==> flow/design.v <==
module matvec_mul #(
    parameter R=8, C=8, W_X=8, W_K=8,
    localparam DEPTH = $clog2(C),
               W_M = W_X + W_K,
               W_Y = W_M + DEPTH
  )(  
    input  logic clk, cen,
    input  logic signed [R-1:0][C-1:0][W_K-1:0] k,
    input  logic signed        [C-1:0][W_X-1:0] x, 
    output logic signed        [R-1:0][W_Y-1:0] y
  );
  localparam C_PAD = 2**$clog2(C);
  logic signed [W_Y-1:0] tree [R][DEPTH+1][C_PAD];  
  logic signed [C_PAD-1:0][W_X-1:0] x_pad;
  logic signed [R-1:0][C_PAD-1:0][W_K-1:0] k_pad;      
  always_comb begin
    x_pad = '0;
    k_pad = '0;
    for (int i = 0; i < C; i++) begin
      x_pad[i] = x[i];
    end
    for (int i = 0; i < R; i++) begin
      for (int j = 0; j < C; j++) begin
        k_pad[i][j] = k[i][j];
      end
    end
  end
  genvar r, c, d, a;
  for (r=0; r<R; r=r+1) begin
    for (c=0; c<C_PAD; c=c+1)
      always_ff @(posedge clk)   
        if (cen) tree[r][0][c] <= $signed(k_pad[r][c]) * $signed(x_pad[c]);
    for (d=0; d<DEPTH; d=d+1)
      for (a=0; a<C_PAD/2**(d+1); a=a+1)
        always_ff @(posedge clk)   
          if (cen) tree[r][d+1][a] <= tree[r][d][2*a] + tree[r][d][2*a+1];
    assign y[r] = tree[r][DEPTH][0];
  end
endmodule
module axis_matvec_mul #(
    parameter R=8, C=8, W_X=4, W_K=3,
    localparam W_Y = W_X + W_K + $clog2(C)
)(
    input  logic clk, rstn,
    output logic s_axis_kx_tready,
    input  logic s_axis_kx_tvalid,
    input  logic [R*C*W_K + C*W_X -1:0] s_axis_kx_tdata,
    input  logic m_axis_y_tready,
    output logic m_axis_y_tvalid,
    output logic [R*W_Y-1:0] m_axis_y_tdata
);
    typedef enum logic [2:0] {
        IDLE,
        LOAD_DATA,
        COMPUTING,
        RESULT_READY
    } state_t;
    state_t state, next_state;
    logic [R-1:0][C-1:0][W_K-1:0] k_reg;
    logic [C-1:0][W_X-1:0] x_reg;
    logic [R*W_Y-1:0] y_reg;
    logic computing;
    logic [$clog2(C+2)-1:0] compute_counter;
    always_ff @(posedge clk or negedge rstn) begin
        if (!rstn) begin
            state <= IDLE;
        end else begin
            state <= next_state;
        end
    end
    matvec_mul #(
        .R(R), .C(C), .W_X(W_X), .W_K(W_K)
    ) MATVEC (
        .clk(clk),
        .cen(computing),
        .k(k_reg),
        .x(x_reg),
        .y(y_reg)
    );
    always_comb begin
        next_state = state;
        case (state)
            IDLE: 
                if (s_axis_kx_tvalid && s_axis_kx_tready)
                    next_state = LOAD_DATA;
            LOAD_DATA:
                next_state = COMPUTING;
            COMPUTING: 
                if (compute_counter == C+1)
                    next_state = RESULT_READY;
            RESULT_READY:
                if (m_axis_y_tready)
                    next_state = IDLE;
        endcase
    end
    always_ff @(posedge clk or negedge rstn) begin
        if (!rstn) begin
            k_reg <= '0;
            x_reg <= '0;
            computing <= 1'b0;
            compute_counter <= '0;
            m_axis_y_tvalid <= 1'b0;
            m_axis_y_tdata <= '0;
        end else begin
            case (state)
                IDLE: begin
                    compute_counter <= '0;
                    computing <= 1'b0;
                    if (s_axis_kx_tvalid && s_axis_kx_tready) begin
                        for (int r = 0; r < R; r++) begin
                            for (int c = 0; c < C; c++) begin
                                k_reg[r][c] <= s_axis_kx_tdata[(r*C + c)*W_K +: W_K];
                            end
                        end
                        for (int c = 0; c < C; c++) begin
                            x_reg[c] <= s_axis_kx_tdata[R*C*W_K + c*W_X +: W_X];
                        end
                    end
                end
                LOAD_DATA: begin
                    computing <= 1'b1;
                end
                COMPUTING: begin
                    compute_counter <= compute_counter + 1;
                    if (compute_counter == C+1) begin
                        m_axis_y_tdata <= y_reg;
                        m_axis_y_tvalid <= 1'b1;
                        computing <= 1'b0;
                    end
                end
                RESULT_READY: begin
                    if (m_axis_y_tready) begin
                        m_axis_y_tvalid <= 1'b0;
                    end
                end
            endcase
        end
    end
    assign s_axis_kx_tready = (state == IDLE);
endmodule
== From RTL to reports: axis_matvec_mul ==
The steps from the RTL of axis_matvec_mul to its reports follow in flow order.
Lines are those of the file above, counted from 1.
Operators: Yosys type, input widths -> output width; for muxes data width and select width s.
A cell with -- has no value.

* Design top: axis_matvec_mul
* Clock: clk
* Library: sky130hd
* Corner: tt_025C_1v80

== After elaboration ==
Counts by Yosys on the flattened word-level netlist (proc, flatten, opt, wreduce). Print and check cells are left out. Cells with the same type and inputs are merged into one.

* Bits in latches: 0
* Register bits: 1,513
* Word width x clocked read ports: 0
* Elaborated cells: 346
* Output and inout bits: 82
* Bits of input ports: 228
* RAM bits: 0
* Memory bits (read-only): 0
* Memories kept: 0

* Div/mod/pow operators: 0
* Shift-type cells: 0
* Bitwise operators: 0
* Reduce/logical cells: 11
* Equality and inequality tests: 7
* Multipliers: 64
* Magnitude comparators: 0
* Multiplexer cells: 10
* Add/subtract/negate cells: 57

{| class="wikitable"
|+ Operators by type and width
! kind !! number
|-
| $mul 3x4->7 || 64
|-
| $add 10x10->10 || 56
|-
| $pmux 3 s4 || 1
|-
| $mux 3 || 3
|-
| $pmux 4 s2 || 1
|-
| $ne 2x2->1 const B || 3
|-
| $reduce_and 2->1 || 3
|-
| $eq 3x2->1 const B || 2
|-
| $reduce_bool 2->1 || 2
|-
| $add 4x1->4 const B || 1
|-
| $eq 4x4->1 const B || 1
|-
| $reduce_and 4->1 || 1
|-
| $reduce_bool 4->1 || 1
|-
| $eq 3x1->1 const B || 1
|-
| $logic_not 3->1 || 1
|-
| $reduce_and 3->1 || 1
|-
| $reduce_bool 3->1 || 1
|-
| $pmux 1 s3 || 1
|-
| $mux 1 || 3
|-
| $pmux 1 s2 || 1
|-
| $logic_and 1x1->1 || 1
|}

== Longest topological paths ==
Yosys ltp: most cells in a row. Word level: on the elaborated netlist, between registers, memories and ports. Mapped: between sequential cells and ports; inverters and the memories' decode and read muxes count.

* Depth in word-level cells: 4
* ABC_AREA: 0
* Depth in mapped cells: 11
* Mapped depth without buffers: 9

== After synthesis ==
The flow's flattened synthesis, as Yosys stat reports it; memories are mapped. The netlist is that of the ABC_AREA named above (0 if unset); the other value can give another one.
Totals and module areas in this step are rounded.

* Flip-flop cells: 1,322
* Sequential part of the area: 38,100 um2
* Cells in the netlist: 6,836
* Chip area (Yosys): 82,800 um2

{| class="wikitable"
|+ Cells by type
! cell type !! number
|-
| sky130_fd_sc_hd__edfxtp_1 || 1,008
|-
| sky130_fd_sc_hd__ha_1 || 971
|-
| sky130_fd_sc_hd__dfrtp_1 || 313
|-
| sky130_fd_sc_hd__fa_1 || 324
|-
| sky130_fd_sc_hd__xnor2_1 || 475
|-
| sky130_fd_sc_hd__mux2_2 || 296
|-
| sky130_fd_sc_hd__inv_1 || 656
|-
| sky130_fd_sc_hd__and2_1 || 310
|-
| sky130_fd_sc_hd__a21oi_1 || 323
|-
| sky130_fd_sc_hd__xor2_1 || 156
|-
| sky130_fd_sc_hd__nand2_1 || 346
|-
| sky130_fd_sc_hd__a21o_1 || 172
|-
| sky130_fd_sc_hd__nor2_1 || 323
|-
| sky130_fd_sc_hd__nor2b_1 || 161
|-
| sky130_fd_sc_hd__nand2b_1 || 139
|-
| sky130_fd_sc_hd__o21ai_0 || 166
|-
| sky130_fd_sc_hd__nand3_1 || 104
|-
| sky130_fd_sc_hd__a31o_2 || 52
|}

Not listed: further types 40, cells in them 541.
By module: a second synthesis without flattening, with its own total; a netlist apart from the flattened one above.

* Cell total of the unflattened synthesis: 6,853
* Area (unflattened synthesis): 83,400 um2

Rows give one instance, submodules left out.

{| class="wikitable"
|+ By module
! module !! sequential area (um2) !! area (um2) !! cells !! instances
|-
| matvec_mul || 30,300 || 71,300 || 6,168 || 1
|-
| axis_matvec_mul || 7,860 || 12,100 || 685 || 1
|}

== Timing after synthesis ==
Source: OpenSTA report_checks on the synthesized netlist (no wires, ideal clock, input and output delay 20% of the period each), path of least setup slack; recovery checks are left aside. Register names are those of the netlist, which keeps one name where synthesis merged equal registers.

* Kind: register to register
* Start: register (name not given)
* End: register computing
* Required time: 7.823 ns
* Arrival: 22.421 ns
* Period: 8.0 ns
* Path slack: -14.598 ns
* Setup time: 0.177 ns
* Stages: 3
* Path buffers: 0
* Delay of the path: 22.598 ns
* Synthesis period reached: 22.598 ns

"delay of the path" is the arrival time less input delay plus setup time.
"stages" counts driving pins, that of a launching flip-flop among them; a cell with two outputs on the path counts twice.
"synthesis period reached" is the clock period less the worst setup slack; recovery checks do not enter. This is arithmetic on one report: input and output delays are still those of the set period (20% each).
At most two assigning lines are given for a register; there are more.

* Path through: sky130_fd_sc_hd__dfrtp_1 -> sky130_fd_sc_hd__a21oi_1 -> sky130_fd_sc_hd__o221ai_1

{| class="wikitable"
|+ Ends and longest elaborated chain, post-synthesis
! what !! line !! text
|-
| end: assignment || 100 || <nowiki>computing <= 1'b0;</nowiki>
|-
| end: assignment || 108 || <nowiki>computing <= 1'b0;</nowiki>
|-
| end: declaration || 62 || <nowiki>logic computing;</nowiki>
|}

No chain of elaborated cells between the ends is given.

== Timing after layout ==
Path of least setup slack in the final report of stored run 2 (OpenROAD, finished layout, wires in). Where an end is a register, its clock arrival counts in the times.

* Kind: register to output
* Start: register m_axis_y_tdata[10]
* End: output m_axis_y_tdata[10]
* Required time: 6.40 ns
* Stages: 2
* Arrival: 1.92 ns
* Path slack: 4.48 ns
* Path buffers: 1
* Period: 8.0 ns

* Path through: sky130_fd_sc_hd__dfrtp_1 -> sky130_fd_sc_hd__clkdlybuf4s50_1
* Cells in the longest elaborated chain: 0
* Elaborated cells on any way between the ends: 0

{| class="wikitable"
|+ Ends and longest elaborated chain, post-layout
! what !! line !! text
|-
| start: declaration || 50 || <nowiki>output logic [R*W_Y-1:0] m_axis_y_tdata</nowiki>
|-
| start: assignment || 103 || <nowiki>m_axis_y_tdata <= '0;</nowiki>
|-
| start: assignment || 126 || <nowiki>m_axis_y_tdata <= y_reg;</nowiki>
|-
| end: declaration || 50 ||
|}

Appendix: measured runs

Design axis_matvec_mul on sky130hd. What follows are 6 stored runs of the flow, each under its own settings; their order means nothing. The constraints put input and output delay at 20% of the set period each and load the outputs with 0.01 pF.
"period reached": clock period set for the run, less the worst setup slack. It is reckoned from that one timing run; input and output delays stay at 20% of the period that was set.
"critical path time" = time allowed to the worst setup path (clock period - input delay - output delay, where it has them) - its slack; a late launch clock adds to it, a late capture clock takes from it.
Values from the reports are rounded here.

=== Stored run 1 ===
{| class="wikitable"
! Setting !! Value
|-
| CAP_MARGIN || 5
|-
| CELL_PAD_IN_SITES_DETAIL_PLACEMENT || 2
|-
| CORE_ASPECT_RATIO || 0.83
|-
| CORE_UTILIZATION || 70
|-
| MIN_ROUTING_LAYER || met2
|-
| period_ns || 8.0
|-
| CORE_MARGIN || 2
|-
| SLEW_MARGIN || 20
|}
No final report: placement broke off with DPL-0033.

=== Stored run 2 ===
{| class="wikitable"
! Setting !! Value
|-
| CORE_ASPECT_RATIO || 1.4
|-
| CORE_UTILIZATION || 40
|-
| CTS_CLUSTER_DIAMETER || 196
|-
| SETUP_SLACK_MARGIN || 0.53
|-
| TNS_END_PERCENT || 25
|-
| period_ns || 8.0
|-
| CAP_MARGIN || 20
|-
| CORE_MARGIN || 2
|-
| SLEW_MARGIN || 20
|-
! Result !! Value
|-
| Utilization after routing || 0.457
|-
| Critical path time || 1.92 ns
|-
| Type of the worst setup path || register to output
|-
| Mapped cell area after synthesis || 82,800 um2
|-
| Die size || 211,000 um2
|-
| Summed negative setup slack || 0.000 ns
|-
| Period reached || 3.520 ns
|-
| Standard-cell area after layout || 94,100 um2
|-
| Smallest setup slack || 4.48 ns
|}

=== Stored run 3 ===
{| class="wikitable"
! Setting !! Value
|-
| CAP_MARGIN || 40
|-
| CELL_PAD_IN_SITES_DETAIL_PLACEMENT || 0
|-
| CORE_ASPECT_RATIO || 1.4
|-
| CORE_MARGIN || 10
|-
| CORE_UTILIZATION || 40
|-
| CTS_CLUSTER_DIAMETER || 196
|-
| GPL_ROUTABILITY_DRIVEN || 0
|-
| HOLD_SLACK_MARGIN || 0.14
|-
| MAX_ROUTING_LAYER || met4
|-
| MIN_ROUTING_LAYER || met2
|-
| TNS_END_PERCENT || 55
|-
| period_ns || 8.0
|-
| SLEW_MARGIN || 20
|-
! Result !! Value
|-
| Utilization after routing || 0.459
|-
| Critical path time || 1.90 ns
|-
| Type of the worst setup path || register to output
|-
| Mapped cell area after synthesis || 82,800 um2
|-
| Die size || 226,000 um2
|-
| Summed negative setup slack || 0.000 ns
|-
| Period reached || 3.496 ns
|-
| Standard-cell area after layout || 94,400 um2
|-
| Smallest setup slack || 4.50 ns
|}

=== Stored run 4 ===
{| class="wikitable"
! Setting !! Value
|-
| CORE_UTILIZATION || 40
|-
| period_ns || 8.0
|-
| CAP_MARGIN || 20
|-
| CORE_MARGIN || 2
|-
| SLEW_MARGIN || 20
|-
! Result !! Value
|-
| Utilization after routing || 0.46
|-
| Critical path time || 1.99 ns
|-
| Type of the worst setup path || input to register
|-
| Mapped cell area after synthesis || 82,800 um2
|-
| Die size || 211,000 um2
|-
| Summed negative setup slack || 0.000 ns
|-
| Period reached || 3.587 ns
|-
| Standard-cell area after layout || 94,400 um2
|-
| Smallest setup slack || 4.41 ns
|}

=== Stored run 5 ===
{| class="wikitable"
! Setting !! Value
|-
| CAP_MARGIN || 25
|-
| CORE_MARGIN || 10
|-
| CORE_UTILIZATION || 49
|-
| CTS_CLUSTER_DIAMETER || 105
|-
| MIN_ROUTING_LAYER || met2
|-
| PLACE_DENSITY_LB_ADDON || 0.06
|-
| SLEW_MARGIN || 30
|-
| period_ns || 5.24
|-
! Result !! Value
|-
| Utilization after routing || 0.56
|-
| Critical path time || 3.39 ns
|-
| Type of the worst setup path || register to register
|-
| Mapped cell area after synthesis || 82,800 um2
|-
| Die size || 186,000 um2
|-
| Summed negative setup slack || 0.000 ns
|-
| Period reached || 3.388 ns
|-
| Standard-cell area after layout || 93,900 um2
|-
| Smallest setup slack || 1.85 ns
|}

=== Stored run 6 ===
{| class="wikitable"
! Setting !! Value
|-
| CORE_UTILIZATION || 40
|-
| period_ns || 3.67
|-
| CAP_MARGIN || 20
|-
| CORE_MARGIN || 2
|-
| SLEW_MARGIN || 20
|-
! Result !! Value
|-
| Utilization after routing || 0.465
|-
| Critical path time || 3.16 ns
|-
| Type of the worst setup path || register to register
|-
| Mapped cell area after synthesis || 82,800 um2
|-
| Die size || 211,000 um2
|-
| Summed negative setup slack || 0.000 ns
|-
| Period reached || 3.162 ns
|-
| Standard-cell area after layout || 95,300 um2
|-
| Smallest setup slack || 0.508 ns
|}
